==> flow/design.v <==
module DFF( input D ,input D1 ,output reg Q, input Write,input Write1, input Clk);
	always@(posedge Clk) 
	begin
	if(Write)
		begin
		Q<=D;
		end
	else if(Write1)
		begin
		Q<=D1;
		end
	else
		Q<=Q;
	end
endmodule
module Register(input[15:0] in_Reg,input[15:0] in_Reg1, output [15:0] out_Reg, input reg_Write,input reg_Write1, input Clk);
	DFF D0(in_Reg[0],in_Reg1[0],out_Reg[0],reg_Write,reg_Write1,Clk);
	DFF D1(in_Reg[1],in_Reg1[1],out_Reg[1],reg_Write,reg_Write1,Clk);
	DFF D2(in_Reg[2],in_Reg1[2],out_Reg[2],reg_Write,reg_Write1,Clk);
	DFF D3(in_Reg[3],in_Reg1[3],out_Reg[3],reg_Write,reg_Write1,Clk);
	DFF D4(in_Reg[4],in_Reg1[4],out_Reg[4],reg_Write,reg_Write1,Clk);
	DFF D5(in_Reg[5],in_Reg1[5],out_Reg[5],reg_Write,reg_Write1,Clk);
	DFF D6(in_Reg[6],in_Reg1[6],out_Reg[6],reg_Write,reg_Write1,Clk);
	DFF D7(in_Reg[7],in_Reg1[7],out_Reg[7],reg_Write,reg_Write1,Clk);
	DFF D8(in_Reg[8],in_Reg1[8],out_Reg[8],reg_Write,reg_Write1,Clk);
	DFF D9(in_Reg[9],in_Reg1[9],out_Reg[9],reg_Write,reg_Write1,Clk);
	DFF D10(in_Reg[10],in_Reg1[10],out_Reg[10],reg_Write,reg_Write1,Clk);
	DFF D11(in_Reg[11],in_Reg1[11],out_Reg[11],reg_Write,reg_Write1,Clk);
	DFF D12(in_Reg[12],in_Reg1[12],out_Reg[12],reg_Write,reg_Write1,Clk);
	DFF D13(in_Reg[13],in_Reg1[13],out_Reg[13],reg_Write,reg_Write1,Clk);
	DFF D14(in_Reg[14],in_Reg1[14],out_Reg[14],reg_Write,reg_Write1,Clk);
	DFF D15(in_Reg[15],in_Reg1[15],out_Reg[15],reg_Write,reg_Write1,Clk);
endmodule
module IRlt(input Clk, input [15:0] in_IR, input IR_Write, output [15:0] out_IR);
	Register IR(in_IR,16'd0,out_IR,IR_Write,1'b0,Clk);
endmodule
module Decoder3to8(DestReg, DecOut);
	input [2:0] DestReg;
	output reg [7:0] DecOut;
	always@(DestReg)
	casex(DestReg)
		3'b000: DecOut=8'b00000001;
		3'b001: DecOut=8'b00000010;
		3'b010: DecOut=8'b00000100;
		3'b011: DecOut=8'b00001000;
		3'b100: DecOut=8'b00010000;
		3'b101: DecOut=8'b00100000;
		3'b110: DecOut=8'b01000000;
		3'b111: DecOut=8'b10000000;
	endcase
endmodule
module Mux8to1(reg_Out1,reg_Out2,reg_Out3,reg_Out4,reg_Out5,reg_Out6,reg_Out7,reg_Out8,Bus,Src);
	input[15:0]reg_Out1,reg_Out2,reg_Out3,reg_Out4,reg_Out5,reg_Out6,reg_Out7,reg_Out8;
	input[2:0]Src;
	output reg [15:0]Bus;
	always@(reg_Out1,reg_Out2,reg_Out3,reg_Out4,reg_Out5,reg_Out6,reg_Out7,reg_Out8 ,Src)
	begin
	case(Src)
		3'b000:Bus=reg_Out1;
		3'b001:Bus=reg_Out2;
		3'b010:Bus=reg_Out3;
		3'b011:Bus=reg_Out4;
		3'b100:Bus=reg_Out5;
		3'b101:Bus=reg_Out6;
		3'b110:Bus=reg_Out7;
		3'b111:Bus=reg_Out8;
	endcase
	end
endmodule
module RegFile(SrcA, SrcB,SrcC, DestReg, WriteData,WriteData1, OutBusA, OutBusB,OutBusC,reg_Write,reg_Write1, Clk);
	input [2:0]SrcA, SrcB,SrcC, DestReg;
	input Clk,reg_Write,reg_Write1;
	input [15:0]WriteData,WriteData1;
	output[15:0]OutBusA, OutBusB,OutBusC;
	wire [7:0]DecOut,DecOut1,Array,Array1;
	wire [15:0]out_Reg1,out_Reg2,out_Reg3,out_Reg4,out_Reg5,out_Reg6,out_Reg7,out_Reg8;
	wire [2:0]out;
		Register R1(16'd1,WriteData1,out_Reg1,1'b1,1'b0,Clk);
		Register R2(16'd3,WriteData1,out_Reg2,1'b1,1'b0,Clk);
		Register R3(16'd4,WriteData1,out_Reg3,1'b1,1'b0,Clk);
		Register R4(16'd15,WriteData1,out_Reg4,1'b1,1'b0,Clk);
		Register R5(WriteData,WriteData1,out_Reg5,Array[4],Array1[4],Clk);
		Register R6(WriteData,WriteData1,out_Reg6,Array[5],Array1[5],Clk);
		Register R7(WriteData,WriteData1,out_Reg7,Array[6],Array1[6],Clk);
		Register R8(WriteData,WriteData1,out_Reg8,Array[7],Array1[7],Clk);
		Decoder3to8 dec(DestReg,DecOut);
		Decoder3to8 dec1(SrcA,DecOut1);
		and (Array1[0],DecOut1[0],reg_Write1);
		and (Array1[1],DecOut1[1],reg_Write1);
		and (Array1[2],DecOut1[2],reg_Write1);
		and (Array1[3],DecOut1[3],reg_Write1);
		and (Array1[4],DecOut1[4],reg_Write1);
		and (Array1[5],DecOut1[5],reg_Write1);
		and (Array1[6],DecOut1[6],reg_Write1);
		and (Array1[7],DecOut1[7],reg_Write1);
		and (Array[0],DecOut[0],reg_Write);
		and (Array[1],DecOut[1],reg_Write);
		and (Array[2],DecOut[2],reg_Write);
		and (Array[3],DecOut[3],reg_Write);
		and (Array[4],DecOut[4],reg_Write);
		and (Array[5],DecOut[5],reg_Write);
		and (Array[6],DecOut[6],reg_Write);
		and (Array[7],DecOut[7],reg_Write);
		Mux8to1 m(out_Reg1,out_Reg2,out_Reg3,out_Reg4,out_Reg5,out_Reg6,out_Reg7,out_Reg8,OutBusA,SrcA);
		Mux8to1 m1(out_Reg1,out_Reg2,out_Reg3,out_Reg4,out_Reg5,out_Reg6,out_Reg7,out_Reg8,OutBusB,SrcB);
		Mux8to1 m2(out_Reg1,out_Reg2,out_Reg3,out_Reg4,out_Reg5,out_Reg6,out_Reg7,out_Reg8,OutBusC,SrcC);
endmodule
module Mux2to1(input control, input[15:0] in0, input[15:0] in1, output reg[15:0] out);
always @ (in0 or in1 or control) begin
	case(control)
		1'b0: out=in0;
		1'b1: out=in1;
	endcase
end
endmodule
module Mux4to1(input[1:0] control, input[15:0] in0, input[15:0] in1, input[15:0] in2, input[15:0] in3, output reg[15:0] out);
always @ (control or in0 or in1 or in2 or in3) begin
	case(control)
		2'b00: out=in0;
		2'b01: out=in1;
		2'b10: out=in2;
		2'b11: out=in3;
	endcase
end
endmodule
module Mux4to1_3bit(input [2:0]Src1,input [2:0]Src2, input [1:0]index,output reg [2:0]out);
	always@(Src1,Src2,index)
	begin
	case(index)
		2'b00:out=Src1;
		2'b10:out=Src2;
		2'b01:out=Src1;
		2'b11:out=Src1;
endcase
end
endmodule
module Mux5to1(input[2:0] control, input[15:0] in0, input[15:0] in1, input[15:0] in2, input[15:0] in3, input[15:0] in4, output reg[15:0] out);
always @ (control or in0 or in1 or in2 or in3 or in4) begin
	case(control)
		3'b000: out=in0;
		3'b001: out=in1;
		3'b010: out=in2;
		3'b011: out=in3;
		3'b100: out=in4;
		default: out=0;
	endcase
end
endmodule
module Sext6b(input[5:0] in, output reg[15:0] out);
	always @ (in)
		out = {in[5],in[5],in[5],in[5],in[5],in[5],in[5],in[5],in[5],in[5],in[5],in};
endmodule
module Sext3b(input[2:0] in, output reg[15:0] out);
	always @ (in)
		out = {in[2],in[2],in[2],in[2],in[2],in[2],in[2],in[2],in[2],in[2],in[2],in[2],in[2],in};
endmodule
module Zext6b(input[5:0] in, output reg[15:0] out);
	always @ (in)
		out = {1'b0,1'b0,1'b0,1'b0,1'b0,1'b0,1'b0,1'b0,1'b0,1'b0,in};
endmodule
module shiftconcat (input[15:0] in1, input[11:0] in2, output reg[15:0] out);
reg[11:0] temp;
always @ (in1,in2) begin
	out = {in1[15:13],in2,1'b0};
end
endmodule 
module shift1 (input[15:0] in, output[15:0]  out);
	assign out=in<<1;
endmodule
module ALU(input[3:0] aluop, input[15:0] A, input[15:0] B, input[15:0] C, output reg [15:0] LO, output reg[15:0] HI, output reg NZ);
	wire[15:0] out1; wire[15:0] out2;
	always @ (aluop,A,B,C) begin
		HI=0;
		LO=0;
		NZ=0;
		case(aluop)
			4'b0000: LO=A+B+C;
			4'b0001: LO=A-B-C;
			4'b0010: LO=A+B-C;
			4'b0011: begin
						if (C==16'd0) begin
							LO=16'hffff;
							HI=B;
						end
						else begin
							LO=B/C; 
							HI=B%C;
						end
					 end
			4'b0100: LO=A+B+C;
			4'b0101: LO=A<<C;
			4'b0110: LO=A>>C;
			4'b0111: LO=$signed(A)>>>C;
			4'b1000: LO=C+A;
			4'b1001: LO=C+A;
			4'b1010: begin
						if (A!=B)
							NZ=1;
						end
			4'b1011: LO = A|C;
			4'b1100: LO = A+C; 
			4'b1101: LO = B+C;  
			4'b1111: LO = A+B;
			default: ;
		endcase
	end
endmodule
module ctrlckt(input clk,
input reset,
input [3:0] opcode,
output reg w1,
output reg w2,
output reg pcwritecond,
output reg pcwrite,
output reg iord,
output reg memread,
output reg memwrite,
output reg [1:0] memtoreg,
output reg irwrite,
output reg A,
output reg B,
output reg [2:0] C,
output reg [1:0] pcsource,
output reg [3:0] aluop,
output reg ccpcinit,
output reg [3:0]opcodereg,
output reg [2:0]curstate);
always@(posedge clk)
	begin
	if(reset) begin
		curstate<=3'b000;
		w1<=1'b0;
		w2<=1'b0;
		pcwritecond<=1'b0;
		pcwrite<=1'b0;
		iord<=1'b0;
		memread<=1'b0;
		memwrite<=1'b0;
		memtoreg<=2'b00;
		irwrite<=1'b0;
		A<=1'b0;
		B<=1'b0;
		C<=3'b000;
		pcsource<=2'b00;
		aluop<=4'b0000;
		ccpcinit<=1;
	end
	else begin
		ccpcinit<=0;
		if(curstate==3'b000)
			begin
			curstate<=3'b001;
			w1<=1'b0;
			w2<=1'b0;
			pcwritecond<=1'b0;
			pcwrite<=1'b1;
			iord<=1'b0;
			memread<=1'b1;
			memwrite<=1'b0;
			memtoreg<=2'b00;
			irwrite<=1'b1;
			A<=1'b0;
			B<=1'b0;
			C<=3'b000;
			pcsource<=2'b00;
			aluop<=4'b1111;  
		end
		else if(curstate==3'b001)
			begin
			opcodereg<=opcode;
			curstate<=3'b010;
			w1<=1'b0;
			w2<=1'b0;
			pcwritecond<=1'b0;
			pcwrite<=1'b0;
			iord<=1'b0;
			memread<=1'b0;
			memwrite<=1'b0;
			memtoreg<=2'b00;
			irwrite<=1'b0;
			A<=1'b0;
			B<=1'b0;
			C<=3'b001;
			pcsource<=2'b00;
			aluop<=4'b1100;  
		end
		else if(curstate==3'b010)
			begin
				if(opcode==4'b0000)
				begin
					curstate<=3'b011;
					w1<=1'b0;
					w2<=1'b0;
					pcwritecond<=1'b0;
					pcwrite<=1'b0;
					iord<=1'b0;
					memread<=1'b0;
					memwrite<=1'b0;
					memtoreg<=2'b00;
					irwrite<=1'b0;
					A<=1'b1;
					B<=1'b1;
					C<=3'b000;
					pcsource<=2'b00;
					aluop<=4'b0000;
				end
				else if(opcode==4'b0001)
				begin
					curstate<=3'b011;
					w1<=1'b0;
					w2<=1'b0;
					pcwritecond<=1'b0;
					pcwrite<=1'b0;
					iord<=1'b0;
					memread<=1'b0;
					memwrite<=1'b0;
					memtoreg<=2'b00;
					irwrite<=1'b0;
					A<=1'b1;
					B<=1'b1;
					C<=3'b000;
					pcsource<=2'b00;
					aluop<=4'b0001;
				end
				else if (opcode==4'b0010)
				begin
					curstate<=3'b011;
					w1<=1'b0;
					w2<=1'b0;
					pcwritecond<=1'b0;
					pcwrite<=1'b0;
					iord<=1'b0;
					memread<=1'b0;
					memwrite<=1'b0;
					memtoreg<=2'b00;
					irwrite<=1'b0;
					A<=1'b1;
					B<=1'b1;
					C<=3'b000;
					pcsource<=2'b00;
					aluop<=4'b0010;
				end
				else if (opcode==4'b0011)
				begin
					curstate<=3'b011;
					w1<=1'b0;
					w2<=1'b0;
					pcwritecond<=1'b0;
					pcwrite<=1'b0;
					iord<=1'b0;
					memread<=1'b0;
					memwrite<=1'b0;
					memtoreg<=2'b00;
					irwrite<=1'b0;
					A<=1'b1;
					B<=1'b1;
					C<=3'b000;
					pcsource<=2'b00;
					aluop<=4'b0011;
				end
				else if(opcode == 4'b0100)
				begin
					curstate<=3'b011;
					w1<=1'b0;
					w2<=1'b0;
					pcwritecond<=1'b0;
					pcwrite<=1'b0;
					iord<=1'b0;
					memread<=1'b0;
					memwrite<=1'b0;
					memtoreg<=2'b00;
					irwrite<=1'b0;
					A<=1'b1;
					B<=1'b1;
					C<=3'b011;
					pcsource<=2'b00;
					aluop<=4'b0100;
				end
				else if(opcode==4'b0101)
				begin
					curstate<=3'b011;
					w1<=1'b0;
					w2<=1'b0;
					pcwritecond<=1'b0;
					pcwrite<=1'b0;
					iord<=1'b0;
					memread<=1'b0;
					memwrite<=1'b0;
					memtoreg<=2'b00;
					irwrite<=1'b0;
					A<=1'b1;
					B<=1'b1;
					C<=3'b011;
					pcsource<=2'b00;
					aluop<=4'b0101;
				end
				else if (opcode==4'b0110)
				begin
					curstate<=3'b011;
					w1<=1'b0;
					w2<=1'b0;
					pcwritecond<=1'b0;
					pcwrite<=1'b0;
					iord<=1'b0;
					memread<=1'b0;
					memwrite<=1'b0;
					memtoreg<=2'b00;
					irwrite<=1'b0;
					A<=1'b1;
					B<=1'b1;
					C<=3'b011;
					pcsource<=2'b00;
					aluop<=4'b0110;
				end
				else if (opcode == 4'b0111)
				begin
					curstate<=3'b011;
					w1<=1'b0;
					w2<=1'b0;
					pcwritecond<=1'b0;
					pcwrite<=1'b0;
					iord<=1'b0;
					memread<=1'b0;
					memwrite<=1'b0;
					memtoreg<=2'b00;
					irwrite<=1'b0;
					A<=1'b1;
					B<=1'b1;
					C<=3'b011;
					pcsource<=2'b00;
					aluop<=4'b0111;
				end
				else if (opcode==4'b1000)
				begin
					curstate<=3'b011;
					w1<=1'b0;
					w2<=1'b0;
					pcwritecond<=1'b0;
					pcwrite<=1'b0;
					iord<=1'b0;
					memread<=1'b0;
					memwrite<=1'b0;
					memtoreg<=2'b00;
					irwrite<=1'b0;
					A<=1'b1;
					B<=1'b0;
					C<=3'b010;
					pcsource<=2'b00;
					aluop<=4'b1000;
				end
				else if(opcode==4'b1001)
				begin
					curstate<=3'b011;
					w1<=1'b0;
					w2<=1'b0;
					pcwritecond<=1'b0;
					pcwrite<=1'b0;
					iord<=1'b0;
					memread<=1'b0;
					memwrite<=1'b0;
					memtoreg<=2'b00;
					irwrite<=1'b0;
					A<=1'b1;
					B<=1'b0;
					C<=3'b010;
					pcsource<=2'b00;
					aluop<=4'b1001;
				end
				else if (opcode==4'b1010)
				begin
					curstate<=3'b000;
					w1<=1'b0;
					w2<=1'b0;
					pcwritecond<=1'b1;
					pcwrite<=1'b0;
					iord<=1'b0;
					memread<=1'b0;
					memwrite<=1'b0;
					memtoreg<=2'b00;
					irwrite<=1'b0;
					A<=1'b1;
					B<=1'b1;
					C<=3'b010;
					pcsource<=2'b10;
					aluop<=4'b1010;
				end
				else if(opcode==4'b1011)
				begin
					curstate<=3'b011;
					w1<=1'b0;
					w2<=1'b0;
					pcwritecond<=1'b0;
					pcwrite<=1'b0;
					iord<=1'b0;
					memread<=1'b0;
					memwrite<=1'b0;
					memtoreg<=2'b00;
					irwrite<=1'b0;
					A<=1'b1;
					B<=1'b0;
					C<=3'b100;
					pcsource<=2'b00;
					aluop<=4'b1011;
				end
				else if(opcode==4'b1100)
				begin
					curstate<=3'b000;
					w1<=1'b0;
					w2<=1'b0;
					pcwritecond<=1'b0;
					pcwrite<=1'b1;
					iord<=1'b0;
					memread<=1'b0;
					memwrite<=1'b0;
					memtoreg<=2'b00;
					irwrite<=1'b0;
					A<=1'b1;
					B<=1'b0;
					C<=3'b010;
					pcsource<=2'b01;
					aluop<=4'b1100;
				end
				else if(opcode == 4'b1101)
				begin
					curstate<=3'b000;
					w1<=1'b1;
					w2<=1'b0;
					pcwritecond<=1'b0;
					pcwrite<=1'b1;
					iord<=1'b0;
					memread<=1'b0;
					memwrite<=1'b0;
					memtoreg<=2'b10;
					irwrite<=1'b0;
					A<=1'b1;
					B<=1'b0;
					C<=3'b010;
					pcsource<=2'b00;
					aluop<=4'b1100;
				end		
			end
		else if (curstate==3'b011)	
			begin
				if(opcode==4'b0000)
				begin
					curstate<=3'b000;
					w1<=1'b1;
					w2<=1'b0;
					pcwritecond<=1'b0;
					pcwrite<=1'b0;
					iord<=1'b0;
					memread<=1'b0;
					memwrite<=1'b0;
					memtoreg<=2'b01;
					irwrite<=1'b0;
					A<=1'b0;
					B<=1'b0;
					C<=3'b000;
					pcsource<=2'b00;
					aluop<=4'b1110;
				end	
				else if (opcode==4'b0001)
				begin
					curstate<=3'b000;
					w1<=1'b1;
					w2<=1'b0;
					pcwritecond<=1'b0;
					pcwrite<=1'b0;
					iord<=1'b0;
					memread<=1'b0;
					memwrite<=1'b0;
					memtoreg<=2'b01;
					irwrite<=1'b0;
					A<=1'b0;
					B<=1'b0;
					C<=3'b000;
					pcsource<=2'b00;
					aluop<=4'b1110;
				end
				else if(opcode == 4'b0010)
				begin
					curstate<=3'b000;
					w1<=1'b1;
					w2<=1'b0;
					pcwritecond<=1'b0;
					pcwrite<=1'b0;
					iord<=1'b0;
					memread<=1'b0;
					memwrite<=1'b0;
					memtoreg<=2'b01;
					irwrite<=1'b0;
					A<=1'b0;
					B<=1'b0;
					C<=3'b000;
					pcsource<=2'b00;
					aluop<=4'b1110;
				end
				else if(opcode==4'b0011)
				begin
					curstate<=3'b000;
					w1<=1'b1;
					w2<=1'b1;
					pcwritecond<=1'b0;
					pcwrite<=1'b0;
					iord<=1'b0;
					memread<=1'b0;
					memwrite<=1'b0;
					memtoreg<=2'b01;
					irwrite<=1'b0;
					A<=1'b0;
					B<=1'b0;
					C<=3'b000;
					pcsource<=2'b00;
					aluop<=4'b1110;
				end
				else if(opcode==4'b0100)
				begin
					curstate<=3'b000;
					w1<=1'b1;
					w2<=1'b0;
					pcwritecond<=1'b0;
					pcwrite<=1'b0;
					iord<=1'b0;
					memread<=1'b0;
					memwrite<=1'b0;
					memtoreg<=2'b01;
					irwrite<=1'b0;
					A<=1'b1;
					B<=1'b0;
					C<=3'b100;
					pcsource<=2'b00;
					aluop<=4'b1110;
				end
				else if(opcode==4'b0101)
				begin
					curstate<=3'b000;
					w1<=1'b1;
					w2<=1'b0;
					pcwritecond<=1'b0;
					pcwrite<=1'b0;
					iord<=1'b0;
					memread<=1'b0;
					memwrite<=1'b0;
					memtoreg<=2'b01;
					irwrite<=1'b0;
					A<=1'b1;
					B<=1'b0;
					C<=3'b100;
					pcsource<=2'b00;
					aluop<=4'b1110;
				end
				else if(opcode==4'b0110)
				begin
					curstate<=3'b000;
					w1<=1'b1;
					w2<=1'b0;
					pcwritecond<=1'b0;
					pcwrite<=1'b0;
					iord<=1'b0;
					memread<=1'b0;
					memwrite<=1'b0;
					memtoreg<=2'b01;
					irwrite<=1'b0;
					A<=1'b1;
					B<=1'b0;
					C<=3'b100;
					pcsource<=2'b00;
					aluop<=4'b1110;
				end
				else if(opcode==4'b0111)
				begin
					curstate<=3'b000;
					w1<=1'b1;
					w2<=1'b0;
					pcwritecond<=1'b0;
					pcwrite<=1'b0;
					iord<=1'b0;
					memread<=1'b0;
					memwrite<=1'b0;
					memtoreg<=2'b01;
					irwrite<=1'b0;
					A<=1'b1;
					B<=1'b0;
					C<=3'b100;
					pcsource<=2'b00;
					aluop<=4'b1110;
				end
				else if(opcode==4'b1000)
				begin
					curstate<=3'b100;
					w1<=1'b0;
					w2<=1'b0;
					pcwritecond<=1'b0;
					pcwrite<=1'b0;
					iord<=1'b1;
					memread<=1'b1;
					memwrite<=1'b0;
					memtoreg<=2'b00;
					irwrite<=1'b0;
					A<=1'b0;
					B<=1'b0;
					C<=3'b100;
					pcsource<=2'b00;
					aluop<=4'b1110;
				end
				else if(opcode==4'b1001)
				begin
					curstate<=3'b000;
					w1<=1'b0;
					w2<=1'b0;
					pcwritecond<=1'b0;
					pcwrite<=1'b0;
					iord<=1'b1;
					memread<=1'b0;
					memwrite<=1'b1;
					memtoreg<=2'b00;
					irwrite<=1'b0;
					A<=1'b1;
					B<=1'b0;
					C<=3'b100;
					pcsource<=2'b00;
					aluop<=4'b1110;
					opcodereg<=opcode;
				end
				else if(opcode==4'b1011)
				begin
					curstate<=3'b000;
					w1<=1'b1;
					w2<=1'b0;
					pcwritecond<=1'b0;
					pcwrite<=1'b0;
					iord<=1'b0;
					memread<=1'b0;
					memwrite<=1'b0;
					memtoreg<=2'b01;
					irwrite<=1'b0;
					A<=1'b0;
					B<=1'b0;
					C<=3'b000;
					pcsource<=2'b00;
					aluop<=4'b1110;
				end
			end
		else if (curstate==3'b100) begin
			if(opcode==4'b1000)
			begin
				curstate<=3'b000;
				w1<=1'b1;
				w2<=1'b0;
				pcwritecond<=1'b0;
				pcwrite<=1'b0;
				iord<=1'b0;
				memread<=1'b0;
				memwrite<=1'b0;
				memtoreg<=2'b00;
				irwrite<=1'b0;
				A<=1'b0;
				B<=1'b0;
				C<=3'b000;
				pcsource<=2'b00;
				aluop<=4'b1110;
			end	
		end
	end	
end
endmodule
module WorkingFinal(input clk, input reset, input wire[15:0] mem_rdata, output wire[15:0] mem_addr, output wire[15:0] mem_wdata, output wire mem_we, output wire halt);
	wire[15:0] MemOut, IRout, AluOutLo, AluOutHi, ALUInA, ALUInB, ALUInC, PCin, PCout, MemAddr, OutBusB, DMRout, RegWD1;
	wire ccpcwrite, ccirwrite, ccA, ccB, ccw1;
	wire[2:0] ccC, RFinB, curstate;
	wire[3:0] opcodereg, ccaluop;
	wire[15:0] LOout,Bout, RegWD2,OutBusA,OutBusC,Aout,Cout,PCSrcIn1,AluSrcCIn1,AluSrcCIn2,AluSrcCIn3,AluSrcCIn4;
	wire wNZ, wire1, PCwrite1,ccw2,ccpcwritecond,cciord,ccmemread,ccmemwrite,ccpcinit;
	wire[1:0] ccpcsource,ccmemtoreg;
	ctrlckt  cc (clk,reset,IRout[15:12],ccw1,ccw2,ccpcwritecond,ccpcwrite,cciord,ccmemread,ccmemwrite,ccmemtoreg,ccirwrite,ccA,ccB,ccC,ccpcsource,ccaluop,ccpcinit,opcodereg,curstate);
	and(wire1,ccpcwritecond,wNZ);
	or(PCwrite1,wire1,ccpcwrite);
	Register PC (PCin,16'd0,PCout,PCwrite1,ccpcinit,clk);
	Mux2to1 IorD (cciord,PCout,LOout,MemAddr);
	assign mem_addr = MemAddr;
	assign mem_wdata = Bout;
	assign mem_we = ccmemwrite;
	assign MemOut = mem_rdata;
	assign halt = (curstate == 3'b010) && (IRout[15:13] == 3'b111);
	IRlt ir1(clk,MemOut,ccirwrite,IRout);
	Register DMR(MemOut,16'd0,DMRout,1'b1,1'b0,clk);
	Mux4to1 MemToReg(ccmemtoreg,DMRout,LOout,PCout,16'd1,RegWD1);
	Mux4to1_3bit m4to13bit (IRout[5:3],IRout[11:9],IRout[15:14],RFinB);
	RegFile rfile1 (IRout[8:6],RFinB,IRout[2:0],IRout[11:9],RegWD1,RegWD2,OutBusA,OutBusB,OutBusC,ccw1,ccw2,clk);
	Register RegAluSrcA(OutBusA,16'd0,Aout,1'b1,1'b0,clk);
	Register RegAluSrcB(OutBusB,16'd0,Bout,1'b1,1'b0,clk);
	Register RegAluSrcC(OutBusC,16'd0,Cout,1'b1,1'b0,clk);
	shiftconcat conc (PCout,IRout[11:0],PCSrcIn1);
	Sext6b s6b (IRout[5:0], AluSrcCIn2);
	shift1 sh1 (AluSrcCIn2,AluSrcCIn1);
	Sext3b s3b (IRout[2:0], AluSrcCIn3);
	Zext6b z6b (IRout[5:0],AluSrcCIn4);
	Mux2to1 AluSrcA(ccA, PCout, Aout, ALUInA);
	Mux2to1 AluSrcB(ccB, 16'd2, Bout,ALUInB);
	Mux5to1 AluSrcC(ccC, Cout, AluSrcCIn1, AluSrcCIn2, AluSrcCIn3, AluSrcCIn4, ALUInC);
	ALU alu (ccaluop, ALUInA,ALUInB,ALUInC, AluOutLo,AluOutHi,wNZ);
	Register HI(AluOutHi,16'd0,RegWD2,1'b1,ccpcinit,clk);
	Register LO(AluOutLo,16'd0,LOout,1'b1,ccpcinit,clk);
	Mux4to1 PCSrc (ccpcsource,AluOutLo,PCSrcIn1,LOout,16'd1,PCin);
endmodule
# From RTL to reports: WorkingFinal
# The steps from the RTL of WorkingFinal to its reports follow in flow order.
# Line numbers count from 1 in the design file above.
# Library cell names are shortened.
# A cell with - has no value.
# inputs
design	WorkingFinal
clock_port	clk
lib	sky130hd
pvt_corner	tt_025C_1v80

# Word level
# Source: Yosys, flattened and elaborated, memories not mapped. Widths are those after wreduce. Print and check cells do not count. Equal cells are merged and count once.
# Yosys's memory passes give these memory sizes; they may raise the number of words (mostly to a power of two), join words into wider ones and drop unused or constant bits.
# word_totals
ff_bits	216
rom_bits	128
clocked_rd_ports_x_width	16
memories	2
in_bits	18
out_inout_bits	34
word_cells	816
# classes
add_sub_neg	7
div	2
equal	68
n_shift	3
n_mux	472
bitwise	14
reduce_and_logical	38
# memory_table
memory	words	word_bits	rd	write_ports	line_no	rtl
(no name shown)	8	8	1	0	41	casex(DestReg)
(no name shown)	8	8	1	0	41
# ops
operator	n
16-bit case mux with 8-bit select	3
1-bit two-way mux	314
16-bit by 16-bit divider with 16-bit output	1
16-bit by 16-bit modulo with 16-bit output	1
16-bit case mux with 11-bit select	1
3-bit two-way mux	57
16-bit case mux with 4-bit select	2
4-bit two-way mux	31
2-bit two-way mux	57
16-bit case mux with 2-bit select	3
16-bit case mux with 5-bit select	1
16-bit adder	4
4-bit equality test with constant B	13
16-bit subtractor	3
3-bit equality test with constant B	15
4-bit by 3-bit equality test with 1-bit output with constant B	8
16-bit two-way mux	2
3-bit by 2-bit equality test with 1-bit output with constant B	10
14-bit nonzero test	2
16-bit != test	1
16-bit OR	1
16-bit by 16-bit left shift with 16-bit output	1
16-bit by 16-bit right shift with 16-bit output	1
16-bit by 16-bit >>> shifter with 16-bit output	1
16-bit logical NOT	1
16-bit nonzero test	1
4-bit by 2-bit equality test with 1-bit output with constant B	4
15-bit nonzero test	1
# Not listed: further kinds 23, cells in them 64.

# Longest topological paths
# Yosys ltp: most cells in a row. Word level: on the elaborated netlist, between registers, memories and ports. Mapped: between sequential cells and ports; inverters and the memories' decode and read muxes count.
# logic_depth
depth_word	18
ABC_AREA	0
ltp_mapped	140
depth_no_buf	127

# After synthesis
# The flow's flattened synthesis, as Yosys stat reports it; memories are mapped. The netlist is that of the ABC_AREA named above (0 if unset); the other value can give another one.
# The area totals of this step are shown rounded.
# types
type	n	area_total_um2
edfxtp_1	96	2.88E+03
dfxtp_1	142	2.84E+03
ha_1	198	2.48E+03
a21oi_1	288	1.44E+03
nor2_1	280	1.05E+03
nand2_1	272	1.02E+03
o21ai_0	155	775.744
xnor2_1	80	700.672
nor3_1	124	620.595
mux2_2	53	596.822
mux4_2	24	540.518
clkbuf_1	142	533.011
nand3_1	91	455.437
mux2i_1	43	430.413
inv_1	113	424.157
a21o_1	56	420.403
o21a_1	53	397.882
fa_1	19	380.365
# Other cell types: 80; their cells: 761.
# mapped
stdcells	2990
yosys_area_um2	23800
seqArea_um2	5730
ffs	238
n_buf	168
# The figures by module come from a second, unflattened synthesis with its own total; it is not the netlist above.
# unflattened
hier_cells	3822
area_unflattened_um2	35000
# Rows give one instance, submodules left out.
# by_module
module	instances	cells	mod_area_um2	seq_area_um2
ALU	1	2078	13900	0.0
DFF	256	3	51.3	30.0
Mux8to1	3	177	1110	0.0
ctrlckt	1	152	1450	601
Mux4to1	2	20	424	0.0
Mux2to1	3	18	249	0.0
Mux5to1	1	80	697	0.0
Decoder3to8	2	8	65.1	0.0
Zext6b	1	17	124	0.0
shift1	1	17	124	0.0
shiftconcat	1	17	124	0.0
Sext3b	1	16	120	0.0
Sext6b	1	16	120	0.0
Mux4to1_3bit	1	4	58.8	0.0
# Modules not listed: 4.

# Timing after synthesis
# Source: OpenSTA report_checks on the synthesized netlist (no wires, ideal clock, input and output delay 20% of the period each), path of least setup slack; recovery checks are left aside. Register names are those of the netlist, which keeps one name where synthesis merged equal registers.
# synth_path
path_kind	reg2reg
startpoint	reg cc.C
endpoint	reg HI.D13.Q
tclk_ps	30000
setup_time_ps	118
t_first_pin_ps	0
t_arrival_ps	28528
required_time_ps	29882
slack_ps	1354
delay_ps	28646
driving_pins	127
n_path_buf	16
period_less_setup_slack_ps	28646
# "delay_ps" = arrival - input delay + setup time.
# "driving_pins" counts driving pins, that of a launching flip-flop among them; a cell with two outputs on the path counts twice.
# "period_less_setup_slack_ps" = period - worst setup slack (recovery checks aside). The figure is calculated, with input and output delays left at 20% of the set period.
# An end named without its bit number is one bit of that signal or, where synthesis recoded a state register, one of its new flip-flops.
# A register here has more assigning lines than the two given.
# synth_via
path_cell_list	dfxtp_1 > clkbuf_1 > or3_1 > a21oi_1 > clkbuf_1 > buf_1 > ha_1 > or3_1 > nor2_1 > a31oi_1 > a211oi_1 > a221o_1 > inv_1 > ha_1 > o211ai_1 > nand2_1 > nand2_1 > or4_1 > (+91 left out) > nor3_1 > a211oi_1 > nor4_1 > nor3_1 > nor3b_1 > clkbuf_1 > clkbuf_1 > mux2_2 > ha_1 > or3_1 > o21ba_2 > a21oi_1 > a31o_2 > a31oi_1 > clkbuf_1 > nor2_1 > nand2_1 > o2111a_1
# synth_lines
element	line_no	rtl
from (decl)	222	output reg [2:0] C,
from (assign)	243	C<=3'b000;
from (assign)	264	C<=3'b000;
to (assign)	6	Q<=D;
to (assign)	10	Q<=D1;
to (decl)	1	module DFF( input D ,input D1 ,output reg Q, input Write,input Write1, input Clk);
# No chain of elaborated cells between the ends is given.

# Timing after layout
# Path of least setup slack in the final report of job 1 (OpenROAD, finished layout, wires in). Where an end is a register, its clock arrival counts in the times.
# The path's times are printed in steps of 10 ps; the period is the one set.
# layout_path
path_kind	reg2reg
startpoint	reg RegAluSrcC.D15.Q
endpoint	reg HI.D7.Q
tclk_ps	29000
setup_time_ps	160
t_first_pin_ps	540
t_arrival_ps	27980
required_time_ps	29370
slack_ps	1390
driving_pins	128
n_path_buf	8
# Between the ends stands the longest chain of elaborated cells between them, by number of cells; it is not shown to be the way that was timed. Of several equally long chains one is given.
# Each line given opens the expression or statement behind the cell; cells for indexed reads and writes are added by Yosys, which also makes memories of some case tables.
# A register here has more assigning lines than the two given.
# layout_via
path_cell_list	dfxtp_1 > or4_4 > o21ai_4 > nand4_2 > or2_1 > nor2_2 > a21oi_1 > a21oi_1 > ha_1 > or3_1 > nor2_1 > a31oi_1 > a211oi_1 > a221o_1 > inv_1 > ha_1 > o211ai_1 > nand2_2 > (+92 left out) > ha_1 > nand3_1 > nor4_2 > a21o_1 > or3_1 > nor3_4 > nor3b_4 > mux2_2 > ha_1 > or2_2 > a21oi_1 > o21ba_2 > a21oi_2 > a31o_2 > a31oi_4 > nor2_2 > a21oi_1 > a31oi_1
elab_chain_cells	3
cells_between	4
cone_lines	3
classes_between	1 x div; 2 x mux; 1 x reduce/logical
# layout_lines
element	line_no	rtl
from (decl)	1	module DFF( input D ,input D1 ,output reg Q, input Write,input Write1, input Clk);
from (assign)	6	Q<=D;
from (assign)	10	Q<=D1;
16-bit case mux with 5-bit select	139	case(control)
16-bit by 16-bit modulo with 16-bit output	187	HI=B%C;
16-bit two-way mux	181	if (C==16'd0) begin
to (assign)	10
to (assign)	13	Q<=Q;
to (decl)	1

# Measured data: module WorkingFinal, platform sky130hd, 5 stored runs of the flow under differing settings, order arbitrary. Input and output delays are each 20% of the period that was set; the output load is 0.01 pF.
# "worst_path_time_ps": the worst setup path's part of the clock period (all of it between registers, 20% less for each end at a port) less its slack. A launch clock that arrives late makes it longer, a capture clock that arrives late makes it shorter.
# "worst_path_time_ps" is given in steps of 10 ps.
# The results are shown rounded.
# A setting shown as . is not set for that run.
run	CORE_UTILIZATION	period_ns	CAP_MARGIN	CORE_MARGIN	SLEW_MARGIN	SETUP_SLACK_MARGIN	CELL_PAD_IN_SITES_DETAIL_PLACEMENT	CELL_PAD_IN_SITES_GLOBAL_PLACEMENT	CTS_CLUSTER_SIZE	HOLD_SLACK_MARGIN	MAX_ROUTING_LAYER	MIN_ROUTING_LAYER	PLACE_DENSITY_LB_ADDON	ABC_AREA	CORE_ASPECT_RATIO	GPL_ROUTABILITY_DRIVEN	fin_hold_ws_ps	worstSetupSlack_ps	worst_path_time_ps	critical_path_type	die_area_um2	utilization_pct	yosys_chip_area_um2	tns_ps
job 1	40	29.0	20	2	20	.	.	.	.	.	.	.	.	.	.	.	460	1390	27610	reg2reg	61400	45.4	23800	0
job 2	40	29.0	20	2	20	1.82	.	.	.	.	.	.	.	.	.	.	454	2440	26560	reg2reg	61400	48.4	23800	0
job 3	23	30.0	10	10	5	.	1	2	87	0.19	met4	met2	0.02	.	.	.	457	1210	28790	reg2reg	117000	27.9	23800	0
job 4	40	30.0	10	10	35	.	1	2	87	0.19	.	met2	0.02	.	.	.	463	708	29290	reg2reg	69500	45.8	23800	0
job 5	17	28.0	15	3	20	-2.0	0	3	52	0.22	met4	met2	0.23	1	0.82	0	457	571	27430	reg2reg	138000	21.4	22600	0
